==> flow/design.v <==
module alu(
    output[16 - 1:0] data_out,
	 output 							  valid_out,
	 output 							  cmd_out,
	 input [16 - 1:0] data_in,
	 input 							  valid_in,
	 input 							  cmd_in,
	 output 									 amm_read,
	 output[8 - 1:0] amm_address,
	 input [8 - 1:0] amm_readdata,
	 input 									 amm_waitrequest,
	 input[1:0] 							 amm_response,
	 input clk,
	 input rst_n
    );
	reg[2:0] state;
	reg[5:0] nof_operands; 				 
	reg[3:0] opcode; 						 
	reg[7:0] operand[0:63];				 
	reg error;								 
	reg[11:0] result;						 
	reg[5:0] last_index;					 
	reg[5:0] current_index;				 
	reg[5:0] nof;							 
	reg      first_indirect;			 
	reg[7:0] shiftop1, shiftop2;
	wire[1:0] mod = data_in[9:8];		 
	wire[7:0] operand_dir = data_in[7:0];
	wire[7:0] cur_address = operand[current_index];
	wire      bad_address = (cur_address > 'h0F && cur_address < 'h30) || (cur_address > 'h7F && cur_address < 'hA0);
	wire      payload_beat = valid_in && !cmd_in;
	always @(posedge clk) begin
		if(!rst_n) begin
			state <= 3'd0;
		end
		else begin
		case(state)
			3'd0: begin
						if(cmd_in == 1 && valid_in == 1) begin
							opcode <= data_in[11:8];
							nof_operands <= data_in[5:0];
							nof <= data_in[5:0];
							last_index <= 0;
							current_index <= 0;
							first_indirect <= 0;
							shiftop1 <= 0;
							shiftop2 <= 0;
							error <= 0;
							result <= (data_in[11:8] == 1) ? 12'hFFF : 12'h000;
							state <= 3'd1;
							if(data_in[5:0] == 0) begin
								error <= 1;
								state <= 3'd2;
							end
							if(data_in[5:0] != 1 && (data_in[11:8] == 4 || data_in[11:8] == 5 || data_in[11:8] == 6 || data_in[11:8] == 7)) begin
								error <= 1;
								state <= 3'd2;
							end
							if(data_in[5:0] != 2 && (data_in[11:8] == 8 || data_in[11:8] == 9))
								error <= 1;
						end
			end
			3'd1: begin
						if(payload_beat) begin
							if(mod == 2'b00) begin
								case(opcode)
									0: result <= result + operand_dir;
									1: result <= result & operand_dir;
									2:  result <= result | operand_dir;
									3: result <= result ^ operand_dir;
									4: result <= ~{4'b0, operand_dir};
									5: result <= operand_dir + 12'd1;
									6: result <= operand_dir - 12'd1;
									7: result <= ~{4'b0, operand_dir} + 12'd1;
									8, 9: begin
										if(nof == nof_operands) shiftop1 <= operand_dir;
										else shiftop2 <= operand_dir;
									end
									default: ;
								endcase
							end
							if(mod == 2'b01) begin
								operand[last_index] <= operand_dir;
								last_index <= last_index + 1;
								if(nof == nof_operands) first_indirect <= 1;
							end
							nof <= nof - 1;
							if(nof == 1) begin
								if(error || (last_index == 0 && mod != 2'b01))
									state <= 3'd2;
								else
									state <= 3'd4;
							end
						end
			end
			3'd4: begin
				if(bad_address) begin
					error <= 1;
					state <= 3'd2;
				end
				else if(amm_waitrequest == 0) begin
					if(amm_response != 2'b00) begin
						error <= 1;
						state <= 3'd2;
					end
					else begin
						current_index <= current_index + 1;
						case(opcode)
							0: result <= result + amm_readdata;
							1: result <= result & amm_readdata;
							2:  result <= result | amm_readdata;
							3: result <= result ^ amm_readdata;
							4: result <= ~{4'b0, amm_readdata};
							5: result <= amm_readdata + 12'd1;
							6: result <= amm_readdata - 12'd1;
							7: result <= ~{4'b0, amm_readdata} + 12'd1;
							8, 9: begin
								if(first_indirect && current_index == 0) shiftop1 <= amm_readdata;
								else shiftop2 <= amm_readdata;
							end
							default: ;
						endcase
						if(current_index + 1 == last_index)
							state <= 3'd2;
					end
				end
			end
			3'd2: state <= 3'd3;
			default: state <= 3'd0;
		endcase
		end
	end
	reg[16 - 1:0]  		reg_data_out;
	reg 							  		reg_valid_out;
	reg 							  		reg_cmd_out;
	reg[11:0]                     final_result;
	always @(*) begin
		final_result = result;
		if(opcode == 4 || opcode == 7)
			final_result = {4'b0, result[7:0]};
		if(opcode == 8)
			final_result = {4'b0, shiftop1} >> shiftop2;
		if(opcode == 9)
			final_result = {4'b0, shiftop1 << shiftop2};
		if(error == 1)
			final_result = 12'hBAD;
		reg_data_out = 0;
		reg_valid_out = 0;
		reg_cmd_out = 0;
		if(state == 3'd2) begin
			reg_data_out[4] = error;
			reg_data_out[3:0] = opcode;
			reg_valid_out = 1;
			reg_cmd_out = 1;
		end
		if(state == 3'd3) begin
			reg_data_out[11:0] = final_result;
			reg_valid_out = 1;
		end
	end
	assign data_out = reg_data_out;
	assign valid_out = reg_valid_out;
	assign cmd_out = reg_cmd_out;
	assign amm_address = cur_address;
	assign amm_read = (state == 3'd4) && !bad_address;
endmodule
Lab notebook: alu

# Step by step through the tools: alu

Tool output for the design above before and after an edit, in the order of the flow.
"original" refers to lines of the RTL above, "edited" to lines of the edited file.
"change" is "edited" less "original", of the values as shown.
Library cell names are shortened.
A cell with n/a has no value.

Top module: alu
Clock port: clk
Cell library: sky130hd
Timing corner: tt_025C_1v80

# Edit of the RTL

Unified diff, file above to edited file.
A script made this edit. It changes what the design does and was not meant as an optimisation.

```diff
@@ -69,5 +69,4 @@
 									2:  result <= result | operand_dir;
 									3: result <= result ^ operand_dir;
-									4: result <= ~{4'b0, operand_dir};
 									5: result <= operand_dir + 12'd1;
 									6: result <= operand_dir - 12'd1;
```

# After elaboration

Counts by Yosys on the flattened word-level netlist (proc, flatten, opt, wreduce; memories kept). Print and check cells are left out. Cells with the same type and inputs are merged into one.
Yosys's memory passes give these memory sizes; they may raise the number of words (mostly to a power of two), join words into wider ones and drop unused or constant bits.

Storage and ports:

| element                         | original | edited | change |
| output and inout port bits      | 27       | 27     | 0 |
| register bits                   | 61       | 61     | 0 |
| memory bits (writable)          | 512      | 512    | 0 |
| word width x clocked read ports | 8        | 8      | 0 |
| input bits                      | 31       | 31     | 0 |
| memory cells                    | 1        | 1      | 0 |

Cells by class:

| element                    | original | edited | change |
| muxes and demuxes          | 88       | 88     | 0 |
| eq/ne operators            | 46       | 46     | 0 |
| reduce/logical cells       | 39       | 39     | 0 |
| magnitude comparators      | 4        | 4      | 0 |
| bitwise logic cells        | 8        | 8      | 0 |
| shifts and indexed selects | 2        | 2      | 0 |
| add/subtract/negate cells  | 11       | 11     | 0 |

Memory list:

| element                                 | original                | edited |
| words x width with read and write ports | operand 64 x 8 bit 1R1W | operand 64 x 8 bit 1R1W |

Operators with widths:

| operator                                                               | original | edited | change |
| 9-bit inequality test (second input constant)                          | 2        | 1      | -1 |
| 12-bit case mux with 8-bit select                                      | 2        | 1      | -1 |
| 8-bit inequality test (second input constant)                          | 0        | 1      | +1 |
| 12-bit case mux with 7-bit select                                      | 0        | 1      | +1 |
| 8-bit two-way mux                                                      | 23       | 23     | 0 |
| 1-bit two-way mux                                                      | 18       | 18     | 0 |
| 2-bit inequality test (second input constant)                          | 14       | 14     | 0 |
| 6-bit two-way mux                                                      | 13       | 13     | 0 |
| 12-bit two-way mux                                                     | 12       | 12     | 0 |
| 1-bit logical AND                                                      | 9        | 9      | 0 |
| 4-bit by 3-bit equality test with 1-bit output (second input constant) | 8        | 8      | 0 |
| 3-bit two-way mux                                                      | 8        | 8      | 0 |
| 1-bit logical OR                                                       | 7        | 7      | 0 |
| 4-bit equality test (second input constant)                            | 4        | 4      | 0 |
| 6-bit zero test                                                        | 3        | 3      | 0 |
| 6-bit case mux with 2-bit select                                       | 3        | 3      | 0 |
| 5-bit AND reduction                                                    | 3        | 3      | 0 |
| 2-bit nonzero test                                                     | 3        | 3      | 0 |
| 12-bit by 1-bit adder with 12-bit output (second input constant)       | 2        | 2      | 0 |
| 12-bit by 8-bit adder with 12-bit output                               | 2        | 2      | 0 |
| 8-bit by 1-bit adder with 9-bit output (second input constant)         | 2        | 2      | 0 |
| 12-bit by 8-bit bitwise AND with 12-bit output                         | 2        | 2      | 0 |
| 3-bit by 2-bit equality test with 1-bit output (second input constant) | 2        | 2      | 0 |
| 4-bit by 1-bit equality test with 1-bit output (second input constant) | 2        | 2      | 0 |
| 4-bit by 2-bit equality test with 1-bit output (second input constant) | 2        | 2      | 0 |
| 1-bit zero test                                                        | 2        | 2      | 0 |
| 2-bit two-way mux                                                      | 2        | 2      | 0 |
| 3-bit inequality test (second input constant)                          | 2        | 2      | 0 |

Not every row of either side is listed.

# Logic depth

Longest topological path by Yosys (ltp), each cell counted once; first at word level (registers and memories cut), then after technology mapping (sequential cells cut; the memories' decode and read muxes count).

Logic depth:

| element                      | original | edited | change |
| word-level depth             | 9        | 9      | 0 |
| ABC_AREA                     | 0        | 0      | n/a |
| depth in mapped cells        | 14       | 13     | -1 |
| mapped depth without buffers | 11       | 11     | 0 |

# Mapped cells and area

The flow's flattened synthesis, as Yosys stat reports it; memories are mapped. The netlist is that of the ABC_AREA named above (0 if unset); the other value can give another one.

Cells by type:

| cell type | original | edited | change |
| o21ai_0   | 84       | 48     | -36 |
| nand2_1   | 103      | 68     | -35 |
| nor3_1    | 29       | 14     | -15 |
| nor2_1    | 135      | 149    | +14 |
| mux2i_1   | 23       | 34     | +11 |
| mux4_2    | 150      | 141    | -9 |
| inv_1     | 50       | 41     | -9 |
| a211oi_1  | 11       | 20     | +9 |
| buf_6     | 11       | 2      | -9 |
| a222oi_1  | 10       | 1      | -9 |
| and3_1    | 4        | 12     | +8 |
| mux4_1    | 0        | 7      | +7 |
| nor2b_1   | 17       | 11     | -6 |
| a21oi_1   | 69       | 64     | -5 |
| nand4_1   | 11       | 6      | -5 |
| a221oi_1  | 8        | 13     | +5 |
| clkbuf_1  | 63       | 59     | -4 |
| or4_1     | 2        | 6      | +4 |

Not every row of either side is listed.

Mapped netlist:

| element                         | original  | edited    | change |
| buffer cells                    | 107       | 95        | -12 |
| chip area (Yosys) (mm^2)        | 0.0266606 | 0.0263127 | -0.0003479 |
| cell count                      | 1,730     | 1,651     | -79 |
| flip-flop cells                 | 581       | 581       | 0 |
| area of sequential cells (mm^2) | 0.0173366 | 0.0173366 | 0.0000000 |

# Timing after synthesis

Source: OpenSTA report_checks on the synthesized netlist (no wires, ideal clock, input and output delay 20% of the period each), path of least setup slack; recovery checks are left aside. Register names are those of the netlist, which keeps one name where synthesis merged equal registers.

Path after synthesis:

| element                       | original                  | edited                    | change |
| path type                     | reg2out                   | reg2out                   | n/a |
| start point                   | register (name not given) | register (name not given) | n/a |
| end point                     | output amm_address[0]     | output amm_address[0]     | n/a |
| setup slack (ps)              | 5,035                     | 5,074                     | +39 |
| driving pins on the path      | 9                         | 10                        | +1 |
| arrival (ps)                  | 2,965                     | 2,926                     | -39 |
| clock period (ps)             | 10,000                    | 10,000                    | 0 |
| output delay (ps)             | 2,000                     | 2,000                     | 0 |
| delay of the path (ps)        | 2,965                     | 2,926                     | -39 |
| time at the first pin (ps)    | 0                         | 0                         | 0 |
| buffers on the path           | 5                         | 6                         | +1 |
| synthesis period reached (ps) | 4,965                     | 4,926                     | -39 |

"delay of the path" = arrival - input delay + setup time.
A path that ends at an output port has no setup time.
"driving pins on the path": output pins that drive a net of the path, with the launching flip-flop's if there is one; two outputs of one cell count as two.
"synthesis period reached" = period - worst setup slack (recovery checks aside). The figure is calculated, with input and output delays left at 20% of the set period.

On the way, after synthesis, original:
Cell sequence: dfxtp_1 buf_2 buf_2 buf_2 clkbuf_1 buf_1 mux4_2 mux4_2 mux4_2

RTL lines, path after synthesis, original:

| element       | RTL line | source |
| end, declared | 9        | `output[8 - 1:0] amm_address,` |

original: No chain of elaborated cells between the ends is given.

On the way, after synthesis, edited:
Cell sequence: dfxtp_1 buf_6 buf_12 buf_6 buf_4 buf_4 buf_2 mux4_2 mux4_2 mux4_2

RTL lines, path after synthesis, edited:

| element       | RTL line | source |
| end, declared | 9        | `output[8 - 1:0] amm_address,` |

edited: No chain of elaborated cells between the ends is given.

# Timing after layout

Path of least setup slack in the final report of the runs of pair 1 (OpenROAD, finished layout, wires in). Where an end is a register, its clock arrival counts in the times.
The path's times are printed in steps of 10 ps; the period is the one set.

Path after layout:

| element                    | original                  | edited                    | change |
| path type                  | reg2out                   | reg2out                   | n/a |
| start point                | register (name not given) | register (name not given) | n/a |
| end point                  | output amm_read           | output amm_read           | n/a |
| buffers on the path        | 3                         | 2                         | -1 |
| clock period (ps)          | 10,000                    | 10,000                    | 0 |
| output delay (ps)          | 2,000                     | 2,000                     | 0 |
| arrival (ps)               | 4,920                     | 4,980                     | +60 |
| driving pins on the path   | 11                        | 10                        | -1 |
| time at the first pin (ps) | 610                       | 590                       | -20 |
| setup slack (ps)           | 3,080                     | 3,020                     | -60 |

On the way, after layout, original:
Cell sequence: dfxtp_4 buf_4 mux4_2 mux2i_1 nand3b_1 a311oi_1 a211o_1 a21oi_1 buf_4 nor2_1 clkdlybuf4s50_1

RTL lines, path after layout, original:

| element       | RTL line | source |
| end, declared | 8        | `output amm_read,` |

original: No chain of elaborated cells between the ends is given.

On the way, after layout, edited:
Cell sequence: dfxtp_4 buf_4 mux4_2 a221oi_1 o21ai_0 and3_1 o31ai_2 nor2_1 nor2_1 clkdlybuf4s50_1

RTL lines, path after layout, edited:

| element       | RTL line | source |
| end, declared | 8        | `output amm_read,` |

edited: No chain of elaborated cells between the ends is given.

# Layout results

Both versions went through the flow (Yosys, OpenROAD) with the same settings in each pair. Constraints: input delay and output delay 20% of the set period each, output load 0.01 pF.

Flow settings, pair 1:
CORE_UTILIZATION: 40
PLACE_DENSITY: 0.6
period_ns: 10.0
CAP_MARGIN: 20
CORE_MARGIN: 2
SLEW_MARGIN: 20

Measured results, pair 1:

| element                                | original  | edited    | change |
| worst hold slack (ps)                  | 541       | 615       | +74 |
| total negative setup slack (ps)        | 0         | 0         | 0 |
| standard-cell area after layout (mm^2) | 0.0298774 | 0.0295571 | -0.0003203 |
| setup slack of the worst path (ps)     | 3,078     | 3,019     | -59 |
| full die area (mm^2)                   | 0.0687331 | 0.0678498 | -0.0008833 |
| post-synthesis cell area (mm^2)        | 0.0266606 | 0.0263127 | -0.0003479 |
| power (mW)                             | 5.385     | 5.302     | -0.083 |

Flow settings, pair 2:
CELL_PAD_IN_SITES_DETAIL_PLACEMENT: 0
CELL_PAD_IN_SITES_GLOBAL_PLACEMENT: 0
CORE_MARGIN: 8
CORE_UTILIZATION: 29
CTS_CLUSTER_DIAMETER: 38
HOLD_SLACK_MARGIN: -0.06
PLACE_DENSITY_LB_ADDON: 0.18
SLEW_MARGIN: 20
TNS_END_PERCENT: 15
period_ns: 8.14
CAP_MARGIN: 20

Measured results, pair 2:

| element                                | original  | edited    | change |
| worst hold slack (ps)                  | 507       | 596       | +89 |
| total negative setup slack (ps)        | 0         | 0         | 0 |
| standard-cell area after layout (mm^2) | 0.0318343 | 0.0315878 | -0.0002465 |
| setup slack of the worst path (ps)     | 1,792     | 1,490     | -302 |
| full die area (mm^2)                   | 0.101892  | 0.100629  | -0.001263 |
| post-synthesis cell area (mm^2)        | 0.0266606 | 0.0263127 | -0.0003479 |
| power (mW)                             | 8.133     | 8.170     | +0.037 |

"power" is the tool's figure for a default switching activity; nothing was simulated.
